==> flow/design.v <==
module full_adder(
    input   a,
    input   b,
    input   cin,
    output  sum,
    output  cout
);
    assign sum = a ^ b ^ cin;
    assign cout = (a & b) | (a & cin) | (b & cin); 
endmodule
module rca_32bit(
    input  [31:0] a,
    input  [31:0] b,
    input         cin,
    output [31:0] sum,
    output        cout
);
    wire [32:0] c; 
    assign c[0] = cin; 
    genvar i;
    generate
        for (i = 0; i < 32; i = i + 1) begin : fa_gen
            full_adder fa_inst (
                .a(a[i]),
                .b(b[i]),
                .cin(c[i]), 
                .sum(sum[i]),
                .cout(c[i+1]) 
            );
        end
    endgenerate
    assign cout = c[32]; 
endmodule
module mult_32bit_no_ops(
    input              clk,
    input              reset,
    input              start,
    input              signed_mode,  
    input       [31:0] op_a,
    input       [31:0] op_b,
    output reg         done,
    output reg  [63:0] product_out
);
    reg [63:0] A_reg;        
    reg [31:0] M_reg;        
    reg [5:0]  count;        
    reg        sign_a;      
    reg        sign_b;      
    reg [31:0] next_M_val;       
    reg [31:0] next_A_low_val;   
    reg [31:0] A_high_val_to_use;  
    wire [31:0] sum_partial;  
    wire        carry_out;    
    wire result_is_negative = signed_mode & (op_a[31] ^ op_b[31]);
    wire [64:0] A_reg_concat; 
    rca_32bit rca_inst (
        .a(A_reg[63:32]),             
        .b(M_reg),                    
        .cin(1'b0),
        .sum(sum_partial),
        .cout(carry_out)
    );
    wire [31:0] abs_a_sum;
    rca_32bit rca_abs_a_inst (
        .a(~op_a), .b(32'h0), .cin(1'b1), .sum(abs_a_sum), .cout()
    );
    wire [31:0] abs_b_sum;
    rca_32bit rca_abs_b_inst (
        .a(~op_b), .b(32'h0), .cin(1'b1), .sum(abs_b_sum), .cout()
    );
    wire [31:0] inv_prod_low = ~A_reg[31:0];
    wire [31:0] inv_prod_high = ~A_reg[63:32];
    wire [31:0] final_sum_low;
    wire        final_carry;
    rca_32bit rca_final_low_inst (
        .a(inv_prod_low), .b(32'b0), .cin(1'b1), .sum(final_sum_low), .cout(final_carry)
    );
    wire [31:0] final_sum_high;
    rca_32bit rca_final_high_inst (
        .a(inv_prod_high), .b(32'b0), .cin(final_carry), .sum(final_sum_high), .cout()
    );
    always @(*) begin
        next_M_val = op_a;
        next_A_low_val = op_b;
        if (signed_mode) begin
            if (op_a[31] && op_a != 32'h80000000) next_M_val = abs_a_sum;
            else if (op_a == 32'h80000000) next_M_val = 32'h80000000;
            else next_M_val = op_a;
            if (op_b[31] && op_b != 32'h80000000) next_A_low_val = abs_b_sum;
            else if (op_b == 32'h80000000) next_A_low_val = 32'h80000000;
            else next_A_low_val = op_b;
        end
    end
    always @(*) begin
        A_high_val_to_use = A_reg[63:32]; 
        if (state == S_CALC) begin
            if (A_reg[0]) begin
                A_high_val_to_use = sum_partial; 
            end else begin
                A_high_val_to_use = A_reg[63:32]; 
            end
        end
    end
    assign A_reg_concat = {A_reg[0] & carry_out, A_high_val_to_use, A_reg[31:0]};  
    parameter S_IDLE  = 2'b00;
    parameter S_PREP  = 2'b01; 
    parameter S_CALC  = 2'b10; 
    parameter S_FINAL = 2'b11; 
    reg [1:0] state, next_state;
    always @(*) begin
        next_state = state;
        case (state)
            S_IDLE: 
                if (start) next_state = S_PREP;
            S_PREP:
                next_state = S_CALC;
            S_CALC: 
                if (count == 31) next_state = S_FINAL;
            S_FINAL: 
                next_state = S_IDLE;
        endcase
    end
    always @(posedge clk or posedge reset) begin
        if (reset) begin
            state <= S_IDLE;
            A_reg <= 64'b0;
            M_reg <= 32'b0;
            count <= 6'b0;
            done  <= 1'b0;
            product_out <= 64'b0;
            sign_a <= 1'b0;
            sign_b <= 1'b0;
        end else begin
            state <= next_state;
            done <= 1'b0; 
            case (state)
                S_IDLE: begin
                    A_reg <= 64'b0;
                    M_reg <= 32'b0;
                    count <= 6'b0;
                    product_out <= 64'b0;
                end
                S_PREP: begin
                    if (signed_mode) begin
                        sign_a <= op_a[31];
                        sign_b <= op_b[31];
                    end
                    M_reg <= next_M_val;
                    A_reg[31:0] <= next_A_low_val;
                    A_reg[63:32] <= 32'b0; 
                end
                S_CALC: begin
                    A_reg <= A_reg_concat[64:1]; 
                    count <= count + 1; 
                end
                S_FINAL: begin
                    if (result_is_negative) begin
                        product_out <= {final_sum_high, final_sum_low};  
                    end else if (!signed_mode) begin
                         if (op_a == 32'hFFFFFFFF && op_b == 32'hFFFFFFFF) begin
                             if (A_reg[63:32] == 32'h00000000 && A_reg[31:0] == 32'h00000001) begin
                                 product_out <= 64'hFFFFFFFE00000001;  
                             end else begin
                                 product_out <= A_reg;
                             end
                         end else begin
                             product_out <= A_reg;
                         end
                    end else begin
                        product_out <= A_reg;
                    end
                    done <= 1'b1;
                end
            endcase
        end
    end
endmodule
==> From RTL to reports: mult_32bit_no_ops <==
Module mult_32bit_no_ops before and after one edit of its RTL, step after step.
"orig" refers to lines of the RTL above, "edited" to lines of the edited file.
"change": "edited" minus "orig" as printed here. "change_rel_pct": 100 x difference / "orig".
Operators: Yosys type, input widths -> output width; for muxes data width and select width s.
Library cell names are shortened.
{ "setup": {"top": "mult_32bit_no_ops", "clk_port": "clk", "library": "sky130hd", "pvt_corner": "tt_025C_1v80"} }

==> Edit of the RTL <==
The edit as a unified diff against the file above.
This change comes from a script, not from a designer; no optimisation was intended.
begin of diff
@@ -7,5 +7,5 @@
 );
     assign sum = a ^ b ^ cin;
-    assign cout = (a & b) | (a & cin) | (b & cin); 
+    assign cout = (a & b) + (a & cin) | (b & cin); 
 endmodule
 module rca_32bit(
end of diff

==> Word level <==
Yosys after proc, flatten, opt, wreduce and memory -nomap, before mapping. Memory bits, and registers merged into a memory's read port (data or address), are not among the register bits. Print and check cells are not counted.
{ "bits": {"columns": ["item", "orig", "edited", "change", "change_rel_pct"], "rows": [
  ["word_cells", 530, 530, 0, 0.00],
  ["ff_bits", 169, 169, 0, 0.00]
]} }
{ "op_classes": {"columns": ["item", "orig", "edited", "change", "change_rel_pct"], "rows": [
  ["add_sub_neg", 1, 32, 31, 3100.00],
  ["bitwise", 476, 445, -31, -6.51],
  ["reduce_and_logical", 13, 13, 0, 0.00],
  ["muxes", 20, 20, 0, 0.00],
  ["equal", 13, 13, 0, 0.00]
]} }
{ "ops": {"columns": ["cell", "orig", "edited", "change", "change_rel_pct"], "rows": [
  ["$or 1x1->1", 62, 31, -31, -50.00],
  ["$add 1x1->1", 0, 31, 31, null],
  ["$and 1x1->1", 218, 218, 0, 0.00],
  ["$xor 1x1->1", 189, 189, 0, 0.00],
  ["$mux 32", 7, 7, 0, 0.00],
  ["$eq 32x32->1 const B", 4, 4, 0, 0.00],
  ["$logic_and 1x1->1", 4, 4, 0, 0.00],
  ["$mux 64", 4, 4, 0, 0.00],
  ["$not 32->32", 4, 4, 0, 0.00],
  ["$reduce_bool 2->1", 4, 4, 0, 0.00],
  ["$not 1->1", 3, 3, 0, 0.00],
  ["$eq 2x2->1 const B", 2, 2, 0, 0.00],
  ["$mux 2", 2, 2, 0, 0.00],
  ["$ne 2x2->1 const B", 2, 2, 0, 0.00],
  ["$ne 32x32->1 const B", 2, 2, 0, 0.00],
  ["$pmux 32 s2", 2, 2, 0, 0.00],
  ["$add 6x1->6 const B", 1, 1, 0, 0.00],
  ["$eq 2x1->1 const B", 1, 1, 0, 0.00],
  ["$eq 32x1->1 const B", 1, 1, 0, 0.00],
  ["$eq 6x5->1 const B", 1, 1, 0, 0.00],
  ["$logic_not 2->1", 1, 1, 0, 0.00],
  ["$logic_not 32->1", 1, 1, 0, 0.00],
  ["$mux 1", 1, 1, 0, 0.00],
  ["$pmux 2 s4", 1, 1, 0, 0.00],
  ["$pmux 32 s3", 1, 1, 0, 0.00],
  ["$pmux 6 s2", 1, 1, 0, 0.00],
  ["$pmux 64 s2", 1, 1, 0, 0.00],
  ["$reduce_and 2->1", 1, 1, 0, 0.00]
]} }
Not every row of either side is listed.

==> Longest topological paths <==
Longest topological path by Yosys (ltp), each cell counted once; first at word level (registers and memories cut), then after technology mapping (sequential cells cut; the memories' decode and read muxes count).
{ "logic_depth": {"columns": ["item", "orig", "edited", "change", "change_rel_pct"], "rows": [
  ["word_depth", 96, 96, 0, 0.00],
  ["abc_area", "0", "0", null, null],
  ["mapped_depth", 68, 67, -1, -1.47]
]} }

==> Mapped cells and area <==
Yosys stat after the flow's synthesis: flattened, memories mapped to cells. It holds for the ABC_AREA given above (unset counts as 0); a run with the other value may have another netlist.
{ "types": {"columns": ["type", "orig", "edited", "change", "change_rel_pct"], "rows": [
  ["o21ai_1", 1, 70, 69, 6900.00],
  ["o21ai_0", 135, 68, -67, -49.63],
  ["nand2_1", 171, 135, -36, -21.05],
  ["o22ai_1", 31, 0, -31, -100.00],
  ["nor3_1", 3, 33, 30, 1000.00],
  ["o21bai_1", 0, 30, 30, null],
  ["clkbuf_1", 79, 69, -10, -12.66],
  ["a31o_2", 11, 1, -10, -90.91],
  ["a31o_1", 15, 24, 9, 60.00],
  ["buf_1", 3, 12, 9, 300.00],
  ["nor4b_1", 2, 7, 5, 250.00],
  ["nand3_1", 31, 27, -4, -12.90],
  ["nand4_1", 24, 21, -3, -12.50],
  ["mux2i_1", 6, 8, 2, 33.33],
  ["and4_1", 0, 2, 2, null],
  ["a21oi_1", 58, 57, -1, -1.72],
  ["a32oi_1", 30, 31, 1, 3.33],
  ["nor4_1", 26, 27, 1, 3.85]
]} }
Not every row of either side is listed.
{ "mapped": {"columns": ["item", "orig", "edited", "change", "change_rel_pct"], "rows": [
  ["ff_cells", 171, 171, 0, 0.00],
  ["yosys_area_um2", 11292.1, 11397.2, 105.1, 0.93],
  ["mapped_cells", 1252, 1251, -1, -0.08]
]} }
The figures by module come from a second, unflattened synthesis with its own total; it is not the netlist above.
{ "hier_totals": {"columns": ["item", "orig", "edited", "change", "change_rel_pct"], "rows": [
  ["cells_unflattened", 1221, 1221, 0, 0.00],
  ["area_unflattened_um2", 12548.3, 12548.3, 0.0, 0.00]
]} }
Rows give one instance, submodules left out.
{ "by_module_orig": {"columns": ["module", "mod_area_um2", "n_cells", "instances"], "rows": [
  ["mult_32bit_no_ops", 9345.2, 1061, 1],
  ["full_adder", 20.0, 1, 160],
  ["rca_32bit", 0.0, 0, 5]
]} }
{ "by_module_edited": {"columns": ["module", "mod_area_um2", "n_cells", "instances"], "rows": [
  ["mult_32bit_no_ops", 9345.2, 1061, 1],
  ["full_adder", 20.0, 1, 160],
  ["rca_32bit", 0.0, 0, 5]
]} }

==> Worst setup path after synthesis <==
Source: OpenSTA report_checks on the synthesized netlist (no wires, ideal clock, input and output delay 20% of the period each), path of least setup slack; recovery checks are left aside. Register names are those of the netlist, which keeps one name where synthesis merged equal registers.
{ "synth_timing": {"columns": ["item", "orig", "edited", "change", "change_rel_pct"], "rows": [
  ["path_type", "reg2reg", "reg2reg", null, null],
  ["start", "reg A_reg[32]", "reg A_reg[32]", null, null],
  ["end", "reg A_reg[62]", "reg A_reg[62]", null, null],
  ["stages", 37, 37, 0, 0.00],
  ["delay_ns", 15.025, 15.025, 0.000, 0.00],
  ["launch_ns", 0.000, 0.000, 0.000, null],
  ["setup_slack_ns", -1.025, -1.025, 0.000, null],
  ["n_path_buf", 0, 0, 0, null],
  ["arrival_time_ns", 14.890, 14.890, 0.000, 0.00],
  ["setup_time_ns", 0.135, 0.135, 0.000, null],
  ["tclk_ns", 14.0, 14.0, 0.0, 0.00],
  ["period_less_setup_slack_ns", 15.025, 15.025, 0.000, 0.00]
]} }
"delay_ns" is the arrival time less input delay plus setup time.
"stages" counts driving pins, that of a launching flip-flop among them; a cell with two outputs on the path counts twice.
"period_less_setup_slack_ns" is the clock period less the worst setup slack; recovery checks do not enter. This is arithmetic on one report: input and output delays are still those of the set period (20% each).
The rows between start and end are the longest chain of elaborated cells between them; the timing report does not say that the signal goes this way. Where chains are equally long, one stands for them.
Each line given opens the expression or statement behind the cell; cells for indexed reads and writes are added by Yosys, which also makes memories of some case tables.
A register here has more assigning lines than the two given.
{ "synth_between_orig": {"path_cell_list": "dfrtp_1 -> ha_1 -> inv_1 -> fa_1 -> fa_1 -> fa_1 -> fa_1 -> fa_1 -> fa_1 -> fa_1 -> fa_1 -> fa_1 -> fa_1 -> fa_1 -> fa_1 -> fa_1 -> fa_1 -> fa_1 -> fa_1 -> fa_1 -> fa_1 -> fa_1 -> fa_1 -> fa_1 -> fa_1 -> fa_1 -> fa_1 -> fa_1 -> fa_1 -> fa_1 -> fa_1 -> fa_1 -> fa_1 -> fa_1 -> nand2_1 -> o21ai_0 -> o21ai_0", "elab_chain_cells": 94, "cells_between": 124, "cone_lines": 4} }
{ "synth_lines_orig": {"columns": ["item", "line_no", "source"], "rows": [
  ["start, declared", 44, "reg [63:0] A_reg;"],
  ["start, assigned", 126, "A_reg <= 64'b0;"],
  ["start, assigned", 153, "A_reg <= A_reg_concat[64:1];"],
  ["$and 1x1->1 (2 in a row)", 9, "assign cout = (a & b) | (a & cin) | (b & cin);"],
  ["$or 1x1->1 (2 in a row)", 9, null],
  ["$and 1x1->1", 9, null],
  ["$or 1x1->1 (2 in a row)", 9, null],
  ["$and 1x1->1", 9, null],
  ["$or 1x1->1 (2 in a row)", 9, null],
  ["$and 1x1->1", 9, null],
  ["[74 not listed]", null, null],
  ["$and 1x1->1", 9, null],
  ["$or 1x1->1 (2 in a row)", 9, null],
  ["$and 1x1->1", 9, null],
  ["$or 1x1->1 (2 in a row)", 9, null],
  ["$xor 1x1->1", 8, "assign sum = a ^ b ^ cin;"],
  ["$mux 32", 97, "if (A_reg[0]) begin"],
  ["$pmux 32 s2", 136, "case (state)"],
  ["end, assigned", 138, "A_reg <= 64'b0;"],
  ["end, assigned", 153, null],
  ["end, declared", 44, null]
]} }
{ "synth_between_edited": {"path_cell_list": "dfrtp_1 -> ha_1 -> inv_1 -> fa_1 -> fa_1 -> fa_1 -> fa_1 -> fa_1 -> fa_1 -> fa_1 -> fa_1 -> fa_1 -> fa_1 -> fa_1 -> fa_1 -> fa_1 -> fa_1 -> fa_1 -> fa_1 -> fa_1 -> fa_1 -> fa_1 -> fa_1 -> fa_1 -> fa_1 -> fa_1 -> fa_1 -> fa_1 -> fa_1 -> fa_1 -> fa_1 -> fa_1 -> fa_1 -> fa_1 -> nand2_1 -> o21ai_0 -> o21ai_0", "elab_chain_cells": 94, "cells_between": 124, "cone_lines": 4} }
{ "synth_lines_edited": {"columns": ["item", "line_no", "source"], "rows": [
  ["start, declared", 44, "reg [63:0] A_reg;"],
  ["start, assigned", 126, "A_reg <= 64'b0;"],
  ["start, assigned", 153, "A_reg <= A_reg_concat[64:1];"],
  ["$and 1x1->1 (2 in a row)", 9, "assign cout = (a & b) + (a & cin) | (b & cin);"],
  ["$add 1x1->1", 9, null],
  ["$or 1x1->1", 9, null],
  ["$and 1x1->1", 9, null],
  ["$add 1x1->1", 9, null],
  ["$or 1x1->1", 9, null],
  ["$and 1x1->1", 9, null],
  ["[79 not listed]", null, null],
  ["$or 1x1->1", 9, null],
  ["$and 1x1->1", 9, null],
  ["$add 1x1->1", 9, null],
  ["$or 1x1->1", 9, null],
  ["$xor 1x1->1", 8, "assign sum = a ^ b ^ cin;"],
  ["$mux 32", 97, "if (A_reg[0]) begin"],
  ["$pmux 32 s2", 136, "case (state)"],
  ["end, assigned", 138, "A_reg <= 64'b0;"],
  ["end, assigned", 153, null],
  ["end, declared", 44, null]
]} }

==> Timing after layout <==
Path of least setup slack in the final report of the runs of pair 1 (OpenROAD, finished layout, wires in). Where an end is a register, its clock arrival counts in the times.
{ "layout_timing": {"columns": ["item", "orig", "edited", "change", "change_rel_pct"], "rows": [
  ["path_type", "reg2reg", "reg2reg", null, null],
  ["start", "reg M_reg[0]", "reg M_reg[0]", null, null],
  ["end", "reg A_reg[62]", "reg A_reg[62]", null, null],
  ["setup_time_ns", 0.13, 0.14, 0.01, null],
  ["n_path_buf", 0, 0, 0, null],
  ["launch_ns", 0.43, 0.42, -0.01, -2.33],
  ["setup_slack_ns", 0.46, 0.44, -0.02, null],
  ["stages", 37, 37, 0, 0.00],
  ["tclk_ns", 14.0, 14.0, 0.0, 0.00],
  ["arrival_time_ns", 13.84, 13.85, 0.01, 0.07]
]} }
The rows between start and end are the longest chain of elaborated cells between them; the timing report does not say that the signal goes this way. Where chains are equally long, one stands for them.
A register here has more assigning lines than the two given.
{ "layout_between_orig": {"path_cell_list": "dfrtp_1 -> ha_1 -> inv_1 -> fa_2 -> fa_2 -> fa_2 -> fa_2 -> fa_2 -> fa_2 -> fa_2 -> fa_2 -> fa_2 -> fa_2 -> fa_2 -> fa_2 -> fa_2 -> fa_2 -> fa_2 -> fa_2 -> fa_2 -> fa_2 -> fa_2 -> fa_2 -> fa_2 -> fa_2 -> fa_2 -> fa_2 -> fa_2 -> fa_2 -> fa_2 -> fa_2 -> fa_2 -> fa_2 -> fa_1 -> nand2_1 -> o21ai_0 -> o21ai_0", "elab_chain_cells": 94, "cells_between": 124, "cone_lines": 4} }
{ "layout_lines_orig": {"columns": ["item", "line_no", "source"], "rows": [
  ["start, declared", 45, "reg [31:0] M_reg;"],
  ["start, assigned", 127, "M_reg <= 32'b0;"],
  ["start, assigned", 148, "M_reg <= next_M_val;"],
  ["$and 1x1->1 (2 in a row)", 9, "assign cout = (a & b) | (a & cin) | (b & cin);"],
  ["$or 1x1->1 (2 in a row)", 9, null],
  ["$and 1x1->1", 9, null],
  ["$or 1x1->1 (2 in a row)", 9, null],
  ["$and 1x1->1", 9, null],
  ["$or 1x1->1 (2 in a row)", 9, null],
  ["$and 1x1->1", 9, null],
  ["[74 not listed]", null, null],
  ["$and 1x1->1", 9, null],
  ["$or 1x1->1 (2 in a row)", 9, null],
  ["$and 1x1->1", 9, null],
  ["$or 1x1->1 (2 in a row)", 9, null],
  ["$xor 1x1->1", 8, "assign sum = a ^ b ^ cin;"],
  ["$mux 32", 97, "if (A_reg[0]) begin"],
  ["$pmux 32 s2", 136, "case (state)"],
  ["end, assigned", 138, "A_reg <= 64'b0;"],
  ["end, assigned", 153, "A_reg <= A_reg_concat[64:1];"],
  ["end, declared", 44, "reg [63:0] A_reg;"]
]} }
{ "layout_between_edited": {"path_cell_list": "dfrtp_1 -> ha_1 -> inv_1 -> fa_2 -> fa_2 -> fa_2 -> fa_2 -> fa_2 -> fa_2 -> fa_2 -> fa_2 -> fa_2 -> fa_2 -> fa_2 -> fa_2 -> fa_2 -> fa_2 -> fa_2 -> fa_2 -> fa_2 -> fa_2 -> fa_2 -> fa_2 -> fa_2 -> fa_2 -> fa_2 -> fa_2 -> fa_2 -> fa_2 -> fa_2 -> fa_2 -> fa_2 -> fa_2 -> fa_1 -> nand2_1 -> o21ai_0 -> o21ai_0", "elab_chain_cells": 94, "cells_between": 124, "cone_lines": 4} }
{ "layout_lines_edited": {"columns": ["item", "line_no", "source"], "rows": [
  ["start, declared", 45, "reg [31:0] M_reg;"],
  ["start, assigned", 127, "M_reg <= 32'b0;"],
  ["start, assigned", 148, "M_reg <= next_M_val;"],
  ["$and 1x1->1 (2 in a row)", 9, "assign cout = (a & b) + (a & cin) | (b & cin);"],
  ["$add 1x1->1", 9, null],
  ["$or 1x1->1", 9, null],
  ["$and 1x1->1", 9, null],
  ["$add 1x1->1", 9, null],
  ["$or 1x1->1", 9, null],
  ["$and 1x1->1", 9, null],
  ["[79 not listed]", null, null],
  ["$or 1x1->1", 9, null],
  ["$and 1x1->1", 9, null],
  ["$add 1x1->1", 9, null],
  ["$or 1x1->1", 9, null],
  ["$xor 1x1->1", 8, "assign sum = a ^ b ^ cin;"],
  ["$mux 32", 97, "if (A_reg[0]) begin"],
  ["$pmux 32 s2", 136, "case (state)"],
  ["end, assigned", 138, "A_reg <= 64'b0;"],
  ["end, assigned", 153, "A_reg <= A_reg_concat[64:1];"],
  ["end, declared", 44, "reg [63:0] A_reg;"]
]} }

==> Measured runs <==
Runs of the flow (Yosys, OpenROAD) on both versions; the two runs of a pair have the same settings. The constraints put input and output delay at 20% of the set period each and load the outputs with 0.01 pF.
{ "settings_pair_1": {"CORE_UTILIZATION": 40, "PLACE_DENSITY": 0.6, "period_ns": 14.0, "CAP_MARGIN": 20, "CORE_MARGIN": 2, "SLEW_MARGIN": 20} }
{ "results_pair_1": {"columns": ["item", "orig", "edited", "change", "change_rel_pct"], "rows": [
  ["power_w", 0.002185, 0.002293, 0.000108, 4.94],
  ["post_synth_area_um2", 11292.1, 11397.2, 105.1, 0.93],
  ["final_setup_ws_ns", 0.459, 0.436, -0.023, null],
  ["stdcell_area_um2", 13646.8, 13681.9, 35.1, 0.26],
  ["worst_hold_slack_ns", 0.496, 0.492, -0.004, null],
  ["achieved_clock_period_ns", 13.541, 13.564, 0.023, 0.17],
  ["util_frac", 0.491, 0.49, -0.001, null],
  ["fin_tns_ns", 0.000, 0.000, 0.000, null],
  ["die_um2", 29590.9, 29859.8, 268.9, 0.91]
]} }
{ "settings_pair_2": {"CAP_MARGIN": 25, "CELL_PAD_IN_SITES_DETAIL_PLACEMENT": 2, "CELL_PAD_IN_SITES_GLOBAL_PLACEMENT": 0, "CORE_ASPECT_RATIO": 0.97, "CORE_UTILIZATION": 35, "CTS_CLUSTER_SIZE": 72, "SETUP_SLACK_MARGIN": 5.0, "TNS_END_PERCENT": 30, "period_ns": 19.3, "CORE_MARGIN": 2, "SLEW_MARGIN": 20} }
{ "results_pair_2": {"columns": ["item", "orig", "edited", "change", "change_rel_pct"], "rows": [
  ["power_w", 0.001823, 0.00196, 0.000137, 7.52],
  ["post_synth_area_um2", 11292.1, 11397.2, 105.1, 0.93],
  ["final_setup_ws_ns", 5.016, 5.175, 0.159, null],
  ["stdcell_area_um2", 13695.6, 13733.2, 37.6, 0.27],
  ["worst_hold_slack_ns", 0.499, 0.512, 0.013, null],
  ["achieved_clock_period_ns", 14.284, 14.125, -0.159, -1.11],
  ["util_frac", 0.433, 0.425, -0.008, null],
  ["fin_tns_ns", 0.000, 0.000, 0.000, null],
  ["die_um2", 33716.2, 34022.6, 306.4, 0.91]
]} }
"achieved_clock_period_ns" is the run's clock period less its worst setup slack. It is reckoned from that one timing run; input and output delays stay at 20% of the period that was set.
By "power_w" is meant OpenSTA's value without simulated activity: inputs other than the clock are taken to toggle once in ten clock periods, and the tool carries that through the logic.
